==> flow/design.v <==
module ahb_slave_controller (
    input  wire        HCLK,         
    input  wire        HRESETn,      
    input  wire        HWRITE,       
    input  wire [1:0]  HTRANS,       
    input  wire        HSEL,         
    input  logic [31:0] HADDR,       
    input  logic [2:0]  HSIZE,       
    input  logic [2:0]  HBURST,      
    input  logic [3:0]  HPROT,       
    input  logic        HMASTLOCK,   
    input  logic [3:0]  HWSTRB,      
    input  logic [31:0] HWDATA,      
    output logic       HREADY,       
    output logic       HRESP,        
    output logic [31:0] HRDATA,      
    output logic [31:0] addr,        
    output logic [2:0]  size,        
    output logic [2:0]  burst,       
    output logic [3:0]  prot,        
    output logic        mastlock,    
    output logic [3:0]  strb,        
    output logic [31:0] write_data,  
    input  logic [31:0] read_data,   
    output logic        write_read,  
    output logic        transfer_valid,  
    input  logic        error_flag   
);
    logic trans_type_reg;
    logic addr_phase_valid;
    logic data_phase_valid;
    typedef enum logic [1:0] {
        IDLE = 2'b00,
        DATA_PHASE = 2'b01,
        ERROR = 2'b10
    } state_t;
    state_t state, next_state;
    assign addr_phase_valid = HSEL && (HTRANS == 2'b10 || HTRANS == 2'b11);
    assign data_phase_valid = (state == DATA_PHASE);
    always_ff @(posedge HCLK or negedge HRESETn) begin
        if (!HRESETn) begin
            trans_type_reg <= 1'b0;
            addr <= 32'b0;
            size <= 3'b0;
            burst <= 3'b0;
            prot <= 4'b0;
            mastlock <= 1'b0;
            strb <= 4'b0;
        end else begin
            if (addr_phase_valid && HREADY) begin
                trans_type_reg <= HWRITE;
                addr <= HADDR;
                size <= HSIZE;
                burst <= HBURST;
                prot <= HPROT;
                mastlock <= HMASTLOCK;
                strb <= HWSTRB;
            end
        end
    end
    assign write_data = HWDATA;
    assign HRDATA = read_data;
    always_ff @(posedge HCLK or negedge HRESETn) begin
        if (!HRESETn) begin
            state <= IDLE;
        end else begin
            state <= next_state;
        end
    end
    always_comb begin
        write_read = 1'b0;
        transfer_valid = 1'b0;
        HRESP = 1'b0;
        HREADY = 1'b1;
        next_state = state;
        case (state)
            IDLE: begin
                if (addr_phase_valid) begin
                    next_state = DATA_PHASE;
                    HREADY = 1'b1;  
                end
            end
            DATA_PHASE: begin
                write_read = trans_type_reg;  
                transfer_valid = 1'b1;        
                if (error_flag) begin
                    HRESP = 1'b1;            
                    next_state = ERROR;
                    HREADY = 1'b0;           
                end else if (addr_phase_valid) begin
                    next_state = DATA_PHASE;  
                    HREADY = 1'b1;
                end else begin
                    next_state = IDLE;       
                    HREADY = 1'b1;
                end
            end
            ERROR: begin
                HRESP = 1'b1;        
                HREADY = 1'b1;       
                if (addr_phase_valid)
                    next_state = DATA_PHASE;
                else
                    next_state = IDLE;
            end
            default: begin
                next_state = IDLE;
            end
        endcase
    end
endmodule
module ahb_slave_reg_file (
    input  logic        HCLK,         
    input  logic        HRESETn,      
    input  logic [31:0] addr,         
    input  logic [2:0]  size,         
    input  logic [2:0]  burst,        
    input  logic [3:0]  prot,         
    input  logic        mastlock,     
    input  logic [3:0]  strb,         
    input  logic [31:0] write_data,   
    output logic [31:0] read_data,    
    input  logic        write_read,      
    input  logic        transfer_valid,  
    output logic        error_flag,   
    output logic [31:0] tdr_o,        
    output logic [31:0] lcr_o,        
    output logic [31:0] ocr_o,        
    output logic [31:0] fcr_o,        
    output logic [31:0] ier_o,        
    output logic [31:0] hcr_o,        
    input  logic [31:0] rdr_i,        
    input  logic [31:0] lsr_i,        
    input  logic [31:0] iir_i         
);
    logic [31:0] addr_reg;
    logic [2:0]  size_reg;
    logic [3:0]  strb_reg;
    assign addr_reg = addr;
    assign size_reg = size;
    assign strb_reg = strb;
    typedef enum logic [11:0] {
        ADDR_TDR = 12'h000,
        ADDR_RDR = 12'h004,
        ADDR_LCR = 12'h008,
        ADDR_OCR = 12'h00C,
        ADDR_LSR = 12'h010,
        ADDR_FCR = 12'h014,
        ADDR_IER = 12'h018,
        ADDR_IIR = 12'h01C,
        ADDR_HCR = 12'h020
    } apb_addr_e;
    function automatic logic check_alignment(input logic [31:0] address, input logic [2:0] transfer_size);
        case (transfer_size)
            3'b000: check_alignment = 1'b1;                     
            3'b001: check_alignment = (address[0] == 1'b0);     
            3'b010: check_alignment = (address[1:0] == 2'b00);  
            default: check_alignment = 1'b0;                    
        endcase
    endfunction
    always_comb begin
        error_flag = 1'b0;
        if (transfer_valid) begin
            if (addr_reg[31:12] != 20'h0 || 
                (addr_reg[11:0] != ADDR_TDR && 
                 addr_reg[11:0] != ADDR_RDR && 
                 addr_reg[11:0] != ADDR_LCR && 
                 addr_reg[11:0] != ADDR_OCR && 
                 addr_reg[11:0] != ADDR_LSR && 
                 addr_reg[11:0] != ADDR_FCR && 
                 addr_reg[11:0] != ADDR_IER && 
                 addr_reg[11:0] != ADDR_IIR && 
                 addr_reg[11:0] != ADDR_HCR)) begin
                error_flag = 1'b1;
            end
            if (!check_alignment(addr_reg, size_reg)) begin
                error_flag = 1'b1;
            end
            if (size_reg > 3'b010) begin  
                error_flag = 1'b1;
            end
            if (write_read && (addr_reg[11:0] == ADDR_RDR || 
                              addr_reg[11:0] == ADDR_LSR || 
                              addr_reg[11:0] == ADDR_IIR)) begin
                error_flag = 1'b1;
            end
        end
    end
    always_ff @(posedge HCLK or negedge HRESETn) begin
        if (!HRESETn) begin
            tdr_o <= 32'b0;
            lcr_o <= 32'b0;
            ocr_o <= 32'b0;
            fcr_o <= 32'b0;
            ier_o <= 32'b0;
            hcr_o <= 32'b0;
        end else if (write_read && !error_flag && transfer_valid) begin
            unique case (addr_reg[11:0])
                ADDR_TDR: begin
                    if (strb_reg[0]) tdr_o[7:0]   <= write_data[7:0];
                    if (strb_reg[1]) tdr_o[15:8]  <= write_data[15:8];
                    if (strb_reg[2]) tdr_o[23:16] <= write_data[23:16];
                    if (strb_reg[3]) tdr_o[31:24] <= write_data[31:24];
                end
                ADDR_LCR: begin
                    if (strb_reg[0]) lcr_o[7:0]   <= write_data[7:0];
                    if (strb_reg[1]) lcr_o[15:8]  <= write_data[15:8];
                    if (strb_reg[2]) lcr_o[23:16] <= write_data[23:16];
                    if (strb_reg[3]) lcr_o[31:24] <= write_data[31:24];
                end
                ADDR_OCR: begin
                    if (strb_reg[0]) ocr_o[7:0]   <= write_data[7:0];
                    if (strb_reg[1]) ocr_o[15:8]  <= write_data[15:8];
                    if (strb_reg[2]) ocr_o[23:16] <= write_data[23:16];
                    if (strb_reg[3]) ocr_o[31:24] <= write_data[31:24];
                end
                ADDR_FCR: begin
                    if (strb_reg[0]) fcr_o[7:0]   <= write_data[7:0];
                    if (strb_reg[1]) fcr_o[15:8]  <= write_data[15:8];
                    if (strb_reg[2]) fcr_o[23:16] <= write_data[23:16];
                    if (strb_reg[3]) fcr_o[31:24] <= write_data[31:24];
                end
                ADDR_IER: begin
                    if (strb_reg[0]) ier_o[7:0]   <= write_data[7:0];
                    if (strb_reg[1]) ier_o[15:8]  <= write_data[15:8];
                    if (strb_reg[2]) ier_o[23:16] <= write_data[23:16];
                    if (strb_reg[3]) ier_o[31:24] <= write_data[31:24];
                end
                ADDR_HCR: begin
                    if (strb_reg[0]) hcr_o[7:0]   <= write_data[7:0];
                    if (strb_reg[1]) hcr_o[15:8]  <= write_data[15:8];
                    if (strb_reg[2]) hcr_o[23:16] <= write_data[23:16];
                    if (strb_reg[3]) hcr_o[31:24] <= write_data[31:24];
                end
                default: ;  
            endcase
        end
    end
    always_comb begin
        read_data = 32'b0;
        if (!write_read && !error_flag && transfer_valid) begin
            unique case (addr_reg[11:0])
                ADDR_TDR: read_data = tdr_o;
                ADDR_RDR: read_data = rdr_i;
                ADDR_LCR: read_data = lcr_o;
                ADDR_OCR: read_data = ocr_o;
                ADDR_LSR: read_data = lsr_i;
                ADDR_FCR: read_data = fcr_o;
                ADDR_IER: read_data = ier_o;
                ADDR_IIR: read_data = iir_i;
                ADDR_HCR: read_data = hcr_o;
                default: read_data = 32'b0;
            endcase
        end
    end
endmodule
module ahb_slave (
    input  wire        HCLK,         
    input  wire        HRESETn,      
    input  wire [31:0] HADDR,        
    input  wire        HWRITE,       
    input  wire [2:0]  HSIZE,        
    input  wire [2:0]  HBURST,       
    input  wire [3:0]  HPROT,        
    input  wire [1:0]  HTRANS,       
    input  wire        HMASTLOCK,    
    input  wire        HSEL,         
    input  wire [31:0] HWDATA,       
    output wire [31:0] HRDATA,       
    output wire        HREADY,       
    output wire        HRESP,        
    input  wire [3:0]  HWSTRB,       
    output wire [31:0] tdr_o,        
    output wire [31:0] lcr_o,        
    output wire [31:0] ocr_o,        
    output wire [31:0] fcr_o,        
    output wire [31:0] ier_o,        
    output wire [31:0] hcr_o,        
    input  wire [31:0] rdr_i,        
    input  wire [31:0] lsr_i,        
    input  wire [31:0] iir_i         
);
    logic        write_read;      
    logic        error_flag;      
    logic        transfer_valid;  
    logic [31:0] addr;            
    logic [2:0]  size;            
    logic [2:0]  burst;           
    logic [3:0]  prot;            
    logic        mastlock;        
    logic [3:0]  strb;            
    logic [31:0] write_data;      
    logic [31:0] read_data;       
    ahb_slave_controller u_controller (
        .HCLK(HCLK),
        .HRESETn(HRESETn),
        .HWRITE(HWRITE),
        .HTRANS(HTRANS),
        .HSEL(HSEL),
        .HADDR(HADDR),
        .HSIZE(HSIZE),
        .HBURST(HBURST),
        .HPROT(HPROT),
        .HMASTLOCK(HMASTLOCK),
        .HWSTRB(HWSTRB),
        .HWDATA(HWDATA),
        .HREADY(HREADY),
        .HRESP(HRESP),
        .HRDATA(HRDATA),
        .addr(addr),
        .size(size),
        .burst(burst),
        .prot(prot),
        .mastlock(mastlock),
        .strb(strb),
        .write_data(write_data),
        .read_data(read_data),
        .write_read(write_read),
        .transfer_valid(transfer_valid),
        .error_flag(error_flag)
    );
    ahb_slave_reg_file u_reg_file (
        .HCLK(HCLK),
        .HRESETn(HRESETn),
        .addr(addr),
        .size(size),
        .burst(burst),
        .prot(prot),
        .mastlock(mastlock),
        .strb(strb),
        .write_data(write_data),
        .read_data(read_data),
        .write_read(write_read),
        .transfer_valid(transfer_valid),
        .error_flag(error_flag),
        .tdr_o(tdr_o),
        .lcr_o(lcr_o),
        .ocr_o(ocr_o),
        .fcr_o(fcr_o),
        .ier_o(ier_o),
        .hcr_o(hcr_o),
        .rdr_i(rdr_i),
        .lsr_i(lsr_i),
        .iir_i(iir_i)
    );
endmodule
Subject: tool reports on ahb_slave

Hi,

Reports on ahb_slave
Module ahb_slave before and after one edit of its RTL, step after step.
Lines under "orig" count in the file above, lines under "edited" in the edited file.
"change" is "edited" less "orig", of the values as shown; "change_rel_pct" is that difference over "orig", in percent.
Operators carry their Yosys type and port widths (W data, S select, Z words).
{ "inputs": {"top": "ahb_slave", "clk_port": "HCLK", "cell_library": "sky130hd", "corner": "tt_025C_1v80"} }

Diff
Unified diff, file above to edited file.
The edit is scripted: it alters the design's behaviour and was not made to optimise anything.
begin of diff
@@ -271,5 +271,5 @@
     output wire        HRESP,        
     input  wire [3:0]  HWSTRB,       
-    output wire [31:0] tdr_o,        
+    output wire [31:0] tdr_o_ext,        
     output wire [31:0] lcr_o,        
     output wire [31:0] ocr_o,        
@@ -281,4 +281,8 @@
     input  wire [31:0] iir_i         
 );
+    wire [31:0] tdr_o;
+    reg [31:0] tdr_o_dly;
+    always @(posedge HCLK) tdr_o_dly <= tdr_o;
+    assign tdr_o_ext = tdr_o_dly;
     logic        write_read;      
     logic        error_flag;      
end of diff

After elaboration
Yosys after proc, flatten, opt, wreduce and memory -nomap, before mapping. Memory bits, and registers merged into a memory's read port (data or address), are not among the register bits. Print and check cells are not counted. Equal cells are merged and count once.
{ "bits": {"columns": ["element", "orig", "edited", "change", "change_rel_pct"], "rows": [
  ["out_inout_bits", 226, 226, 0, 0.00],
  ["wordCells", 124, 125, 1, 0.81],
  ["in_bits", 181, 181, 0, 0.00],
  ["regBits", 234, 266, 32, 13.68]
]} }
{ "op_classes": {"columns": ["element", "orig", "edited", "change", "change_rel_pct"], "rows": [
  ["n_logic", 1, 1, 0, 0.00],
  ["reduce_logical", 51, 51, 0, 0.00],
  ["n_eq", 23, 23, 0, 0.00],
  ["n_mux", 19, 19, 0, 0.00],
  ["compare", 1, 1, 0, 0.00]
]} }
Operator kinds equal on both sides are left out: 31.

Depth
Longest topological path by Yosys (ltp), each cell counted once; first at word level (registers and memories cut), then after technology mapping (sequential cells cut; the memories' decode and read muxes count).
{ "logic_depth": {"columns": ["element", "orig", "edited", "change", "change_rel_pct"], "rows": [
  ["depth_word", 19, 19, 0, 0.00],
  ["ABC_AREA", "0", "0", null, null],
  ["depth_mapped", 9, 8, -1, -11.11]
]} }

Synthesis result
The flow's flattened synthesis, as Yosys stat reports it; memories are mapped. The netlist is that of the ABC_AREA named above (0 if unset); the other value can give another one.
{ "by_type": {"columns": ["type", "orig", "edited", "change", "change_rel_pct"], "rows": [
  ["sky130_fd_sc_hd__mux2_2", 136, 212, 76, 55.88],
  ["sky130_fd_sc_hd__nand2_1", 84, 20, -64, -76.19],
  ["sky130_fd_sc_hd__mux2_4", 64, 0, -64, -100.00],
  ["sky130_fd_sc_hd__a21oi_1", 61, 17, -44, -72.13],
  ["sky130_fd_sc_hd__dfxtp_1", 0, 32, 32, null],
  ["sky130_fd_sc_hd__o311ai_0", 30, 0, -30, -100.00],
  ["sky130_fd_sc_hd__nor3b_1", 28, 0, -28, -100.00],
  ["sky130_fd_sc_hd__clkbuf_1", 50, 26, -24, -48.00],
  ["sky130_fd_sc_hd__nand2_2", 0, 24, 24, null],
  ["sky130_fd_sc_hd__a22oi_1", 45, 24, -21, -46.67],
  ["sky130_fd_sc_hd__nand3_1", 26, 6, -20, -76.92],
  ["sky130_fd_sc_hd__nand4_4", 20, 0, -20, -100.00],
  ["sky130_fd_sc_hd__mux2_1", 2, 20, 18, 900.00],
  ["sky130_fd_sc_hd__a222oi_1", 11, 25, 14, 127.27],
  ["sky130_fd_sc_hd__a22o_1", 9, 23, 14, 155.56],
  ["sky130_fd_sc_hd__mux2i_1", 29, 39, 10, 34.48],
  ["sky130_fd_sc_hd__a221oi_1", 20, 10, -10, -50.00],
  ["sky130_fd_sc_hd__o22ai_1", 10, 0, -10, -100.00]
]} }
Cell types equal on both sides are left out: 10.
Not every row of either side is listed.
{ "mapped": {"columns": ["element", "orig", "edited", "change", "change_rel_pct"], "rows": [
  ["area_um2", 12697.2, 11933.9, -763.3, -6.01],
  ["buffers", 81, 40, -41, -50.62],
  ["seq_area_um2", 5881.9, 6522.5, 640.6, 10.89],
  ["cell_count", 1054, 883, -171, -16.22],
  ["ff_cells", 235, 267, 32, 13.62]
]} }
The figures by module come from a second, unflattened synthesis with its own total; it is not the netlist above.
{ "unflattened": {"columns": ["element", "orig", "edited", "change", "change_rel_pct"], "rows": [
  ["hier_cells", 983, 1015, 32, 3.26],
  ["area_unflattened_um2", 12643.4, 13161.4, 518.0, 4.10]
]} }
Each row is one instance without its submodules.
{ "modules_orig": {"columns": ["module", "mod_area_um2", "instances", "cells"], "rows": [
  ["ahb_slave_reg_file", 10134.7, 1, 806],
  ["ahb_slave_controller", 2508.7, 1, 177],
  ["ahb_slave", 0.0, 1, 0]
]} }
{ "modules_edited": {"columns": ["module", "mod_area_um2", "instances", "cells"], "rows": [
  ["ahb_slave_reg_file", 10012.1, 1, 806],
  ["ahb_slave_controller", 2508.7, 1, 177],
  ["ahb_slave", 640.6, 1, 32]
]} }

Worst setup path after synthesis
OpenSTA on the mapped netlist: ideal clock, no wires. The path of least setup slack (recovery checks aside). Input and output delay are each 20% of the period. Register names are those of the netlist, which keeps one name where synthesis merged equal registers.
{ "synth_path": {"columns": ["element", "orig", "edited", "change", "change_rel_pct"], "rows": [
  ["path_type", "reg2out", "reg2out", null, null],
  ["startpoint", "register u_controller.addr[13]", "register u_controller.addr[1]", null, null],
  ["endpoint", "output port HRDATA[20]", "output port HRDATA[15]", null, null],
  ["path_stages", 9, 8, -1, -11.11],
  ["period_ps", 5000, 5000, 0, 0.00],
  ["path_delay_ps", 2427, 2299, -128, -5.27],
  ["n_path_buf", 3, 2, -1, -33.33],
  ["path_slack_ps", 1573, 1701, 128, null],
  ["arrival_time_ps", 2427, 2299, -128, -5.27],
  ["required_ps", 4000, 4000, 0, 0.00],
  ["period_less_setup_slack_ps", 3427, 3299, -128, -3.74]
]} }
"path_delay_ps" is the arrival time less input delay plus setup time.
At an output port there is no setup time.
"path_stages" counts driving pins, that of a launching flip-flop among them; a cell with two outputs on the path counts twice.
"period_less_setup_slack_ps" = period - worst setup slack (recovery checks aside). The figure is calculated, with input and output delays left at 20% of the set period.
The rows between start and end are the longest chain of elaborated cells between them; the timing report does not say that the signal goes this way. Where chains are equally long, one stands for them.
A line is the first line of the expression or statement that the cell stems from. Yosys adds cells for indexed reads and writes and turns some case tables into memories.
{ "synth_via_orig": {"cell_sequence": "sky130_fd_sc_hd__dfrtp_1 sky130_fd_sc_hd__or4_4 sky130_fd_sc_hd__a2111oi_4 sky130_fd_sc_hd__nand3b_2 sky130_fd_sc_hd__buf_6 sky130_fd_sc_hd__or3b_1 sky130_fd_sc_hd__clkbuf_2 sky130_fd_sc_hd__buf_6 sky130_fd_sc_hd__a31oi_1", "elab_chain_cells": 11, "cone_cells": 11, "cone_classes": "mux (6); reduce/logical (5)"} }
{ "synth_rtl_orig": {"columns": ["element", "line_no", "source"], "rows": [
  ["start: declaration", 17, "output logic [31:0] addr,"],
  ["start: assignment", 43, "addr <= 32'b0;"],
  ["start: assignment", 52, "addr <= HADDR;"],
  ["$reduce_bool A20 Y1", 164, "if (addr_reg[31:12] != 20'h0 ||"],
  ["$logic_or A1 B1 Y1", 164, null],
  ["$mux W1", 164, null],
  ["$mux W1", 176, "if (!check_alignment(addr_reg, size_reg)) begin"],
  ["$mux W1", 179, "if (size_reg > 3'b010) begin"],
  ["$mux W1", 182, "if (write_read && (addr_reg[11:0] == ADDR_RDR ||"],
  ["$mux W1", 163, "if (transfer_valid) begin"],
  ["$logic_not A1 Y1", 241, "if (!write_read && !error_flag && transfer_valid) begin"],
  ["$logic_and A1 B1 Y1 x2", 241, null],
  ["$mux W32", 241, null],
  ["end: declaration", 269, "output wire [31:0] HRDATA,"]
]} }
{ "synth_via_edited": {"cell_sequence": "sky130_fd_sc_hd__dfrtp_1 sky130_fd_sc_hd__clkbuf_1 sky130_fd_sc_hd__or2_2 sky130_fd_sc_hd__or3_1 sky130_fd_sc_hd__nor3_1 sky130_fd_sc_hd__clkbuf_1 sky130_fd_sc_hd__a22oi_1 sky130_fd_sc_hd__a31oi_1", "elab_chain_cells": 19, "cone_cells": 43, "cone_classes": "eq/ne (16); mux (9); reduce/logical (18)"} }
{ "synth_rtl_edited": {"columns": ["element", "line_no", "source"], "rows": [
  ["start: declaration", 17, "output logic [31:0] addr,"],
  ["start: assignment", 43, "addr <= 32'b0;"],
  ["start: assignment", 52, "addr <= HADDR;"],
  ["$reduce_bool A12 Y1", 165, "(addr_reg[11:0] != ADDR_TDR &&"],
  ["$logic_and A1 B1 Y1 x8", 165, null],
  ["$logic_or A1 B1 Y1", 164, "if (addr_reg[31:12] != 20'h0 ||"],
  ["$mux W1", 164, null],
  ["$mux W1", 176, "if (!check_alignment(addr_reg, size_reg)) begin"],
  ["$mux W1", 179, "if (size_reg > 3'b010) begin"],
  ["$mux W1", 182, "if (write_read && (addr_reg[11:0] == ADDR_RDR ||"],
  ["$mux W1", 163, "if (transfer_valid) begin"],
  ["$logic_not A1 Y1", 241, "if (!write_read && !error_flag && transfer_valid) begin"],
  ["$logic_and A1 B1 Y1 x2", 241, null],
  ["$mux W32", 241, null],
  ["end: declaration", 269, "output wire [31:0] HRDATA,"]
]} }

Timing after layout
Path of least setup slack in the final report of the runs of pair 1 (OpenROAD, finished layout, wires in). Where an end is a register, its clock arrival counts in the times.
The report prints the path's times to 10 ps; the period is as set.
{ "layout_path": {"columns": ["element", "orig", "edited", "change", "change_rel_pct"], "rows": [
  ["path_type", "reg2out", "reg2out", null, null],
  ["startpoint", "register u_controller.addr[2]", "register u_controller.addr[0]", null, null],
  ["endpoint", "output port HRDATA[13]", "output port HRDATA[2]", null, null],
  ["arrival_time_ps", 3800, 3730, -70, -1.84],
  ["required_ps", 3900, 3900, 0, 0.00],
  ["n_path_buf", 3, 2, -1, -33.33],
  ["period_ps", 4880, 4880, 0, 0.00],
  ["path_stages", 9, 8, -1, -11.11],
  ["path_slack_ps", 100, 180, 80, null]
]} }
The rows between start and end are the longest chain of elaborated cells between them; the timing report does not say that the signal goes this way. Where chains are equally long, one stands for them.
{ "layout_via_orig": {"cell_sequence": "sky130_fd_sc_hd__dfrtp_1 sky130_fd_sc_hd__buf_4 sky130_fd_sc_hd__or4b_2 sky130_fd_sc_hd__nor3_4 sky130_fd_sc_hd__buf_4 sky130_fd_sc_hd__a22o_1 sky130_fd_sc_hd__a221oi_1 sky130_fd_sc_hd__a31oi_1 sky130_fd_sc_hd__clkdlybuf4s50_1", "elab_chain_cells": 19, "cone_cells": 40, "cone_classes": "eq/ne (16); mux (7); reduce/logical (17)"} }
{ "layout_rtl_orig": {"columns": ["element", "line_no", "source"], "rows": [
  ["start: declaration", 17, "output logic [31:0] addr,"],
  ["start: assignment", 43, "addr <= 32'b0;"],
  ["start: assignment", 52, "addr <= HADDR;"],
  ["$reduce_bool A12 Y1", 165, "(addr_reg[11:0] != ADDR_TDR &&"],
  ["$logic_and A1 B1 Y1 x8", 165, null],
  ["$logic_or A1 B1 Y1", 164, "if (addr_reg[31:12] != 20'h0 ||"],
  ["$mux W1", 164, null],
  ["$mux W1", 176, "if (!check_alignment(addr_reg, size_reg)) begin"],
  ["$mux W1", 179, "if (size_reg > 3'b010) begin"],
  ["$mux W1", 182, "if (write_read && (addr_reg[11:0] == ADDR_RDR ||"],
  ["$mux W1", 163, "if (transfer_valid) begin"],
  ["$logic_not A1 Y1", 241, "if (!write_read && !error_flag && transfer_valid) begin"],
  ["$logic_and A1 B1 Y1 x2", 241, null],
  ["$mux W32", 241, null],
  ["end: declaration", 269, "output wire [31:0] HRDATA,"]
]} }
{ "layout_via_edited": {"cell_sequence": "sky130_fd_sc_hd__dfrtp_1 sky130_fd_sc_hd__or4_1 sky130_fd_sc_hd__nor3_2 sky130_fd_sc_hd__buf_4 sky130_fd_sc_hd__a22o_1 sky130_fd_sc_hd__a222oi_1 sky130_fd_sc_hd__a31oi_1 sky130_fd_sc_hd__clkdlybuf4s50_1", "elab_chain_cells": 19, "cone_cells": 44, "cone_classes": "eq/ne (16); mux (9); logic (1); reduce/logical (18)"} }
{ "layout_rtl_edited": {"columns": ["element", "line_no", "source"], "rows": [
  ["start: declaration", 17, "output logic [31:0] addr,"],
  ["start: assignment", 43, "addr <= 32'b0;"],
  ["start: assignment", 52, "addr <= HADDR;"],
  ["$reduce_bool A12 Y1", 165, "(addr_reg[11:0] != ADDR_TDR &&"],
  ["$logic_and A1 B1 Y1 x8", 165, null],
  ["$logic_or A1 B1 Y1", 164, "if (addr_reg[31:12] != 20'h0 ||"],
  ["$mux W1", 164, null],
  ["$mux W1", 176, "if (!check_alignment(addr_reg, size_reg)) begin"],
  ["$mux W1", 179, "if (size_reg > 3'b010) begin"],
  ["$mux W1", 182, "if (write_read && (addr_reg[11:0] == ADDR_RDR ||"],
  ["$mux W1", 163, "if (transfer_valid) begin"],
  ["$logic_not A1 Y1", 241, "if (!write_read && !error_flag && transfer_valid) begin"],
  ["$logic_and A1 B1 Y1 x2", 241, null],
  ["$mux W32", 241, null],
  ["end: declaration", 269, "output wire [31:0] HRDATA,"]
]} }

Measured runs
Both versions went through the flow (Yosys, OpenROAD) with the same settings in each pair. Constraints: input delay and output delay 20% of the set period each, output load 0.01 pF.
{ "flow_settings_pair_1": {"CORE_UTILIZATION": 40, "period_ns": 4.88, "CAP_MARGIN": 20, "CORE_MARGIN": 2, "SLEW_MARGIN": 20} }
{ "measured_pair_1": {"columns": ["element", "orig", "edited", "change", "change_rel_pct"], "rows": [
  ["yosys_chip_area_um2", 12697.2, 11933.9, -763.3, -6.01],
  ["post_route_stdcell_area_um2", 18225.0, 17678.2, -546.8, -3.00],
  ["die_footprint_um2", 33184.1, 31231.7, -1952.4, -5.88],
  ["total_negative_slack_ps", 0, 0, 0, null],
  ["worst_setup_slack_ps", 104, 176, 72, null],
  ["period_less_ws_ps", 4776, 4704, -72, -1.51],
  ["final_util_pct", 58.1, 60.0, 1.9, null]
]} }
{ "flow_settings_pair_2": {"CORE_ASPECT_RATIO": 1.68, "CORE_UTILIZATION": 39, "GPL_TIMING_DRIVEN": 0, "MIN_ROUTING_LAYER": "met1", "SLEW_MARGIN": 35, "period_ns": 4.53, "CAP_MARGIN": 20, "CORE_MARGIN": 2} }
{ "measured_pair_2": {"columns": ["element", "orig", "edited", "change", "change_rel_pct"], "rows": [
  ["yosys_chip_area_um2", 12697.2, 11933.9, -763.3, -6.01],
  ["post_route_stdcell_area_um2", 18497.7, 17817.1, -680.6, -3.68],
  ["die_footprint_um2", 34065.4, 32062.9, -2002.5, -5.88],
  ["total_negative_slack_ps", 0, 0, 0, null],
  ["worst_setup_slack_ps", 42, 46, 4, null],
  ["period_less_ws_ps", 4488, 4484, -4, -0.09],
  ["final_util_pct", 57.8, 58.8, 1.0, null]
]} }
"period_less_ws_ps" = clock period - worst setup slack. The figure is calculated, with input and output delays left at 20% of the set period.

Regards
